==> flow/design.v <==
`timescale 1ns/1ps
  module sbox(
    input [63:0] x0, x1, x2, x3, x4,
    output [63:0] sl0, sl1, sl2, sl3, sl4
    );
            assign sl0 = (x4 & x1) ^ x3 ^ (x2 & x1) ^ x2 ^ (x1 & x0) ^ x1 ^ x0;      
            assign sl1 = x4 ^ (x3 & x2) ^ (x3 & x1) ^ x3 ^ x2 ^ x1 ^ x0 ^ (x2 & x1);
            assign sl2 = (x4 & x3) ^ x4 ^ x2 ^ x1 ^ 64'hffffffffffffffff;               
            assign sl3 = (x4 & x0) ^ (x3 & x0) ^ x4 ^ x3 ^ x2 ^x1 ^ x0;                 
            assign sl4 = (x4 & x1) ^ x4 ^ x3 ^ (x1 & x0) ^ x1;                          
        endmodule
`timescale 1ns / 1ps
module linear_sub(
        input [63:0] x0, x1, x2, x3, x4,
    output [63:0] o0, o1, o2, o3, o4
    );
    assign o0 = x0 ^ ((x0 >> 19) | ((x0 & (1<<19)-1) << (64-19))) ^ ((x0 >> 28) | ((x0 & (1<<28)-1) << (64-28)));
    assign o1 = x1 ^ ((x1 >> 61) | ((x1 & (1<<61)-1) << (64-61))) ^ ((x1 >> 39) | ((x1 & (1<<39)-1) << (64-39)));
    assign o2 = x2 ^ ((x2 >> 1)  | ((x2 & (1<<1)-1) << (64-1)))   ^ ((x2 >> 6)  | ((x2 & (1<<6)-1)  << (64-6)));
    assign o3 = x3 ^ ((x3 >> 10) | ((x3 & (1<<10)-1) << (64-10))) ^ ((x3 >> 17) | ((x3 & (1<<17)-1) << (64-17)));
    assign o4 = x4 ^ ((x4 >> 7)  | ((x4 & (1<<7)-1) << (64-7)))   ^ ((x4 >> 41) | ((x4 & (1<<41)-1) << (64-41)));
endmodule
module RND_Const(
    input  [63:0] x2_in,
    input  [3:0]  rnd,
    input [3:0] rnds,
    output [63:0] x2_out
);
reg [63:0] out_buf;
reg [7:0] rc;
assign x2_out = out_buf;
always @(*) begin
    if(rnds==6)
        rc = 8'h96 - rnd*8'h0F;
    else if(rnds==8)
        rc = 8'hB4 - rnd*8'h0F;
    else
        rc = 8'hF0 - rnd*8'h0F;
    out_buf = x2_in ^ {56'd0, rc};
end
endmodule
`timescale 1ns / 1ps
module Perm(
    input clk,
    input [319:0] S,
    input start,
    input [3:0]rnd_type,
    output reg finish,
    output reg [319:0] S_out
    );
    wire [63:0] x0,x1,x2,x3,x4;
    reg [63:0] x0_t,x1_t,x2_t,x3_t,x4_t;
    reg [3:0] rnd_total,rnd_no;
    always@(posedge clk)begin
    if(start==1)begin
    {x0_t,x1_t,x2_t,x3_t,x4_t}<=S;
    rnd_total<=rnd_type;
    rnd_no<=0;
    finish<=0;
    end
    else if(start!=1 && rnd_no<rnd_total) begin
    x0_t <= x0;
    x1_t <= x1;
    x2_t <= x2;
    x3_t <= x3;
    x4_t <= x4;
    rnd_no<=rnd_no+1;
    end
    else if(rnd_no==rnd_total)begin
    finish<=1;
    S_out<={x0_t,x1_t,x2_t,x3_t,x4_t};
    end
    end
    wire [63:0]a1;
    RND_Const  L1(.rnds(rnd_total),.x2_in(x2_t),.rnd(rnd_no),.x2_out(a1));
    wire [63:0] b0,b1,b2,b3,b4;
    sbox L2(.x0(x0_t),.x1(x1_t),.x2(a1),.x3(x3_t),.x4(x4_t),
            .sl0(b0),.sl1(b1),.sl2(b2),.sl3(b3),.sl4(b4));
    linear_sub L3(.x0(b0),.x1(b1),.x2(b2),.x3(b3),.x4(b4),
            .o0(x0),.o1(x1),.o2(x2),.o3(x3),.o4(x4));
 endmodule           
`timescale 1ns / 1ps
module initialization(
    input [127:0]key,
    input [127:0]nonce,
    input clk,
    input rst,
    input start,
    output reg finish,
    output reg [319:0] state
 );
   reg [319:0]S;
   wire[319:0] perm_out;
   reg [2:0]layer;
   reg perm_start;
   wire perm_done;
   localparam [63:0] IV= 64'h00001000808c0001;
   localparam [3:0] rnd= 4'd12;
   localparam Idle=2'd0;
   localparam Permu=2'd1;
   localparam key_xor =2'd2;
   localparam done =2'd3;
   always@(posedge clk)begin
   if(rst) begin
   layer<= Idle;
   perm_start<=0;
   finish<=0;
   end
   else begin
   case(layer)
       Idle: begin
       if(start) begin
       finish<=0;
       S<={IV,key,nonce};
       perm_start <=1'b1;
       layer<=Permu;
       end
       end
       Permu: begin
       perm_start<=0;
       if(perm_done && !perm_start)begin
       layer<=key_xor;
       S<=perm_out;
       end
       end
       key_xor:begin
       S<=S^{192'b0,key};
       layer<=done;
       end
       done: begin
       state<=S;
       finish<=1;
       layer<=Idle;
       end
       endcase
       end
       end
       Perm P(.clk(clk),.S(S),.start(perm_start),.rnd_type(rnd),.finish(perm_done),.S_out(perm_out));
endmodule
**Step by step through the tools: initialization**

The steps from the RTL of initialization to its reports follow in flow order.
Line numbers count from 1 in the design file above.
A cell with - has no value.

- Top module: initialization
- Clock: clk
- Cell library: sky130hd
- Timing corner: tt_025C_1v80

**After elaboration**

Counts by Yosys on the flattened word-level netlist (proc, flatten, opt, wreduce; memories kept). Register bits leave out memories and registers merged into their read ports (data or address). Print and check cells are left out. Cells with the same type and inputs are merged into one.

- Add/sub/neg operators: 2
- $mul: 1
- Order comparisons: 1
- Eq/ne operators: 6
- Multiplexer cells: 20
- Bitwise gates (word level): 60
- Reductions and logical operators: 16

Operators by type and width:

| kind | count |
|---|---|
| XOR 64 bit | 36 |
| parallel mux 320 bit (select 3 bit) | 1 |
| two-way mux 64 bit | 10 |
| two-way mux 320 bit | 2 |
| AND 64 bit | 8 |
| XOR 320 x 128 -> 320 bit | 1 |
| OR 23 x 64 -> 64 bit | 1 |
| OR 25 x 64 -> 64 bit | 1 |
| OR 3 x 64 -> 64 bit | 1 |
| OR 36 x 64 -> 64 bit | 1 |
| OR 45 x 64 -> 64 bit | 1 |
| OR 47 x 64 -> 64 bit | 1 |
| OR 54 x 64 -> 64 bit | 1 |
| OR 57 x 64 -> 64 bit | 1 |
| OR 58 x 64 -> 64 bit | 1 |
| OR 63 x 64 -> 64 bit | 1 |
| XOR 64 x 8 -> 64 bit | 1 |
| inverter 64 bit | 1 |
| multiplier 4 x 4 -> 8 bit (second input constant) | 1 |
| parallel mux 3 bit (select 4 bit) | 1 |
| AND reduction 2 bit | 4 |
| subtractor 8 bit (first input constant) | 1 |
| nonzero test 2 bit | 3 |
| equality test 3 x 2 -> 1 bit (second input constant) | 2 |
| AND reduction 3 bit | 2 |
| two-way mux 3 bit | 2 |
| inequality test 2 bit (second input constant) | 2 |
| adder 4 x 1 -> 4 bit (second input constant) | 1 |

Not listed: further kinds 12, cells in them 17.

- Flip-flop bits (word level): 1,290
- Input bits: 259
- Output and inout port bits: 321
- Cells after elaboration: 119

**Depth**

Yosys ltp: most cells in a row. Word level: on the elaborated netlist, between registers, memories and ports. Mapped: between sequential cells and ports; inverters and the memories' decode and read muxes count.

- Depth in word-level cells: 16
- ABC_AREA: 0
- Depth in mapped cells: 14
- Depth with buffers taken out: 14

**Mapped cells and area**

The flow's flattened synthesis, as Yosys stat reports it; memories are mapped. The netlist is that of the ABC_AREA named above (0 if unset); the other value can give another one.

- Cells in the netlist: 4,439
- Synthesis area: 61,595.3 µm²
- Sequential part of the area: 38,657.1 µm²
- Flip-flop cells: 1,291
- Buffer cells: 140

Cell types:

| type | count | total area (µm²) |
|---|---|---|
| sky130_fd_sc_hd__edfxtp_1 | 1,280 | 3.84E+04 |
| sky130_fd_sc_hd__xnor2_1 | 903 | 7.91E+03 |
| sky130_fd_sc_hd__xor2_1 | 354 | 3.1E+03 |
| sky130_fd_sc_hd__mux2_2 | 218 | 2.45E+03 |
| sky130_fd_sc_hd__nand2_1 | 490 | 1.84E+03 |
| sky130_fd_sc_hd__o21ai_0 | 232 | 1.16E+03 |
| sky130_fd_sc_hd__a22o_1 | 128 | 1.12E+03 |
| sky130_fd_sc_hd__a22oi_1 | 128 | 960.922 |
| sky130_fd_sc_hd__nor2b_1 | 115 | 719.44 |
| sky130_fd_sc_hd__nor3_1 | 114 | 570.547 |
| sky130_fd_sc_hd__clkbuf_1 | 127 | 476.707 |
| sky130_fd_sc_hd__and2_1 | 65 | 406.64 |
| sky130_fd_sc_hd__and3_1 | 57 | 356.592 |
| sky130_fd_sc_hd__xnor2_2 | 19 | 309.046 |
| sky130_fd_sc_hd__nor2_1 | 79 | 296.534 |
| sky130_fd_sc_hd__xnor3_1 | 13 | 292.781 |
| sky130_fd_sc_hd__ha_1 | 20 | 250.24 |
| sky130_fd_sc_hd__dfxtp_1 | 11 | 220.211 |

Other cell types: 23; their cells: 86.
By module: a second synthesis without flattening, with its own total; a netlist apart from the flattened one above.

- Cell total of the unflattened synthesis: 4,152
- Area (unflattened synthesis): 65,725.5 µm²

Each row is one instance without its submodules.

By module:

| module | instances | cells | area (µm²) | seq. area (µm²) |
|---|---|---|---|---|
| initialization | 1 | 1,503 | 24,663.7 | 19,338.5 |
| Perm | 1 | 1,039 | 23,691.5 | 19,438.6 |
| sbox | 1 | 1,152 | 8,559.5 | 0.0 |
| linear_sub | 1 | 320 | 7,689.9 | 0.0 |
| RND_Const | 1 | 138 | 1,121.1 | 0.0 |

**Path before layout**

OpenSTA on the mapped netlist: ideal clock, no wires. The path of least setup slack (recovery checks aside). Input and output delay are each 20% of the period. Register names are those of the netlist, which keeps one name where synthesis merged equal registers.

- Path type: reg-to-reg
- Start: register perm_start
- End: register P.S_out[0]
- Period: 5,000 ps
- Time at the first pin: 0 ps
- Arrival time: 39,731 ps
- Setup slack: -39,106 ps
- Delay of the path: 44,106 ps
- Stages on the path: 6
- Synthesis period reached: 44,106 ps

"delay of the path" is the arrival time less input delay plus setup time.
"stages on the path" counts driving pins, that of a launching flip-flop among them; a cell with two outputs on the path counts twice.
"synthesis period reached" is the clock period less the worst setup slack; recovery checks do not enter. This is arithmetic on one report: input and output delays are still those of the set period (20% each).
The rows between start and end are the longest chain of elaborated cells between them; the timing report does not say that the signal goes this way. Where chains are equally long, one stands for them.
A line is the first line of the expression or statement that the cell stems from. Yosys adds cells for indexed reads and writes and turns some case tables into memories.
A register here has more assigning lines than the two given.

- Cell sequence: sky130_fd_sc_hd__dfxtp_1 > sky130_fd_sc_hd__clkbuf_1 > sky130_fd_sc_hd__clkbuf_1 > sky130_fd_sc_hd__clkbuf_1 > sky130_fd_sc_hd__nand2b_1 > sky130_fd_sc_hd__nor2_1
- Cells in the longest elaborated chain: 4

RTL lines, path post-synthesis:

| element | line | source |
|---|---|---|
| start, declared | 95 | `reg perm_start;` |
| start, assigned | 106 | `perm_start<=0;` |
| start, assigned | 115 | `perm_start <=1'b1;` |
| inverter 1 bit | 61 | `else if(start!=1 && rnd_no<rnd_total) begin` |
| logical AND 1 bit | 61 |  |
| inverter 1 bit | - |  |
| AND reduction 3 bit | - |  |
| end, assigned | 71 | `S_out<={x0_t,x1_t,x2_t,x3_t,x4_t};` |
| end, declared | 49 | `output reg [319:0] S_out` |

**Timing after layout**

From the final timing report of record 1: the path of least setup slack in the routed layout; clock arrival at registers is part of the times.
The report prints the path's times to 10 ps; the period is as set.

- Path type: reg-to-reg
- Start: register P.rnd_no[1]
- End: register P.x0_t[48]
- Period: 5,000 ps
- Time at the first pin: 780 ps
- Arrival time: 4,720 ps
- Setup slack: 820 ps
- Stages on the path: 13

The rows between start and end are the longest chain of elaborated cells between them; the timing report does not say that the signal goes this way. Where chains are equally long, one stands for them.
Ways into the end's enable are left out, as the timed path ends at the data pin.

- Cell sequence: sky130_fd_sc_hd__dfxtp_1 > sky130_fd_sc_hd__inv_1 > sky130_fd_sc_hd__fa_1 > sky130_fd_sc_hd__ha_1 > sky130_fd_sc_hd__inv_1 > sky130_fd_sc_hd__ha_1 > sky130_fd_sc_hd__fa_1 > sky130_fd_sc_hd__xnor2_1 > sky130_fd_sc_hd__xnor2_1 > sky130_fd_sc_hd__o21ai_0 > sky130_fd_sc_hd__xor2_1 > sky130_fd_sc_hd__xnor2_1 > sky130_fd_sc_hd__o21ai_0
- Cells in the longest elaborated chain: 14

RTL lines, path post-layout:

| element | line | source |
|---|---|---|
| start, declared | 53 | `reg [3:0] rnd_total,rnd_no;` |
| start, assigned | 58 | `rnd_no<=0;` |
| start, assigned | 67 | `rnd_no<=rnd_no+1;` |
| multiplier 4 x 4 -> 8 bit | 38 | `rc = 8'hF0 - rnd*8'h0F;` |
| subtractor 8 bit | 38 |  |
| XOR 64 x 8 -> 64 bit | 39 | `out_buf = x2_in ^ {56'd0, rc};` |
| AND 64 bit | 6 | `assign sl0 = (x4 & x1) ^ x3 ^ (x2 & x1) ^ x2 ^ (x1 & x0) ^ x1 ^ x0;` |
| XOR 64 bit (5 in a row) | 6 |  |
| OR 45 x 64 -> 64 bit | 17 | `assign o0 = x0 ^ ((x0 >> 19) \| ((x0 & (1<<19)-1) << (64-19))) ^ ((x0 >> 28) \| ((x0 & (1<<28)-1) << (64-28)));` |
| XOR 64 bit (2 in a row) | 17 |  |
| two-way mux 64 bit | 61 | `else if(start!=1 && rnd_no<rnd_total) begin` |
| two-way mux 64 bit | 55 | `if(start==1)begin` |
| end, assigned | 62 | `x0_t <= x0;` |
| end, declared | 52 | `reg [63:0] x0_t,x1_t,x2_t,x3_t,x4_t;` |

## Implementation results

Record of 4 stored runs of the RTL-to-layout flow on initialization, platform sky130hd. The runs are unordered. Constraints: input delay and output delay 20% of the set period each, output load 0.01 pF.
"achieved period" is the run's clock period less its worst setup slack. It is reckoned from that one timing run; input and output delays stay at 20% of the period that was set.
"worst setup path time" means the part of the period allowed to the worst setup path (the constraints hold back 20% at inputs and 20% at outputs) less its slack; where the path has registers, the arrival times of their clocks count too.
"worst setup path time" is given in steps of 10 ps.
Settings: - = not set for that run.

| name | record 1 | record 2 | record 3 | record 4 |
|---|---|---|---|---|
| CORE_UTILIZATION | 35 | 35 | 28 | 37 |
| period_ns | 5.0 | 4.25 | 5.0 | 6.93 |
| CAP_MARGIN | 20 | 20 | 20 | 25 |
| CORE_MARGIN | 2 | 2 | 2 | 10 |
| SLEW_MARGIN | 20 | 20 | 20 | 20 |
| SETUP_SLACK_MARGIN | - | -0.12 | - | 1.71 |
| CELL_PAD_IN_SITES_DETAIL_PLACEMENT | - | - | 2 | - |
| CORE_ASPECT_RATIO | - | - | 1.75 | - |
| GPL_ROUTABILITY_DRIVEN | - | - | 1 | - |
| GPL_TIMING_DRIVEN | - | - | 0 | 0 |
| MIN_ROUTING_LAYER | - | - | met1 | - |
| TNS_END_PERCENT | - | - | 55 | - |
| CELL_PAD_IN_SITES_GLOBAL_PLACEMENT | - | - | - | 2 |
| CTS_CLUSTER_SIZE | - | - | - | 87 |
| mapped cell area after synthesis (µm²) | 61,595.3 | 61,595.3 | 61,595.3 | 61,595.3 |
| die size (µm²) | 179,356.0 | 179,356.0 | 223,900.0 | 183,193.0 |
| standard-cell area after routing (µm²) | 75,585.0 | 75,917.8 | 78,385.2 | 77,885.9 |
| utilization in the final report | 0.433 | 0.435 | 0.358 | 0.472 |
| worst slack on setup checks (ps) | 823 | 343 | 35 | 1,822 |
| setup total negative slack (ps) | 0 | 0 | 0 | 0 |
| worst hold slack in the final report (ps) | 446 | 445 | 452 | 447 |
| achieved period (ps) | 4,177 | 3,907 | 4,965 | 5,108 |
| worst setup path time (ps) | 4,180 | 3,910 | 4,970 | 5,110 |
| worst setup path type | reg-to-reg | reg-to-reg | reg-to-reg | reg-to-reg |
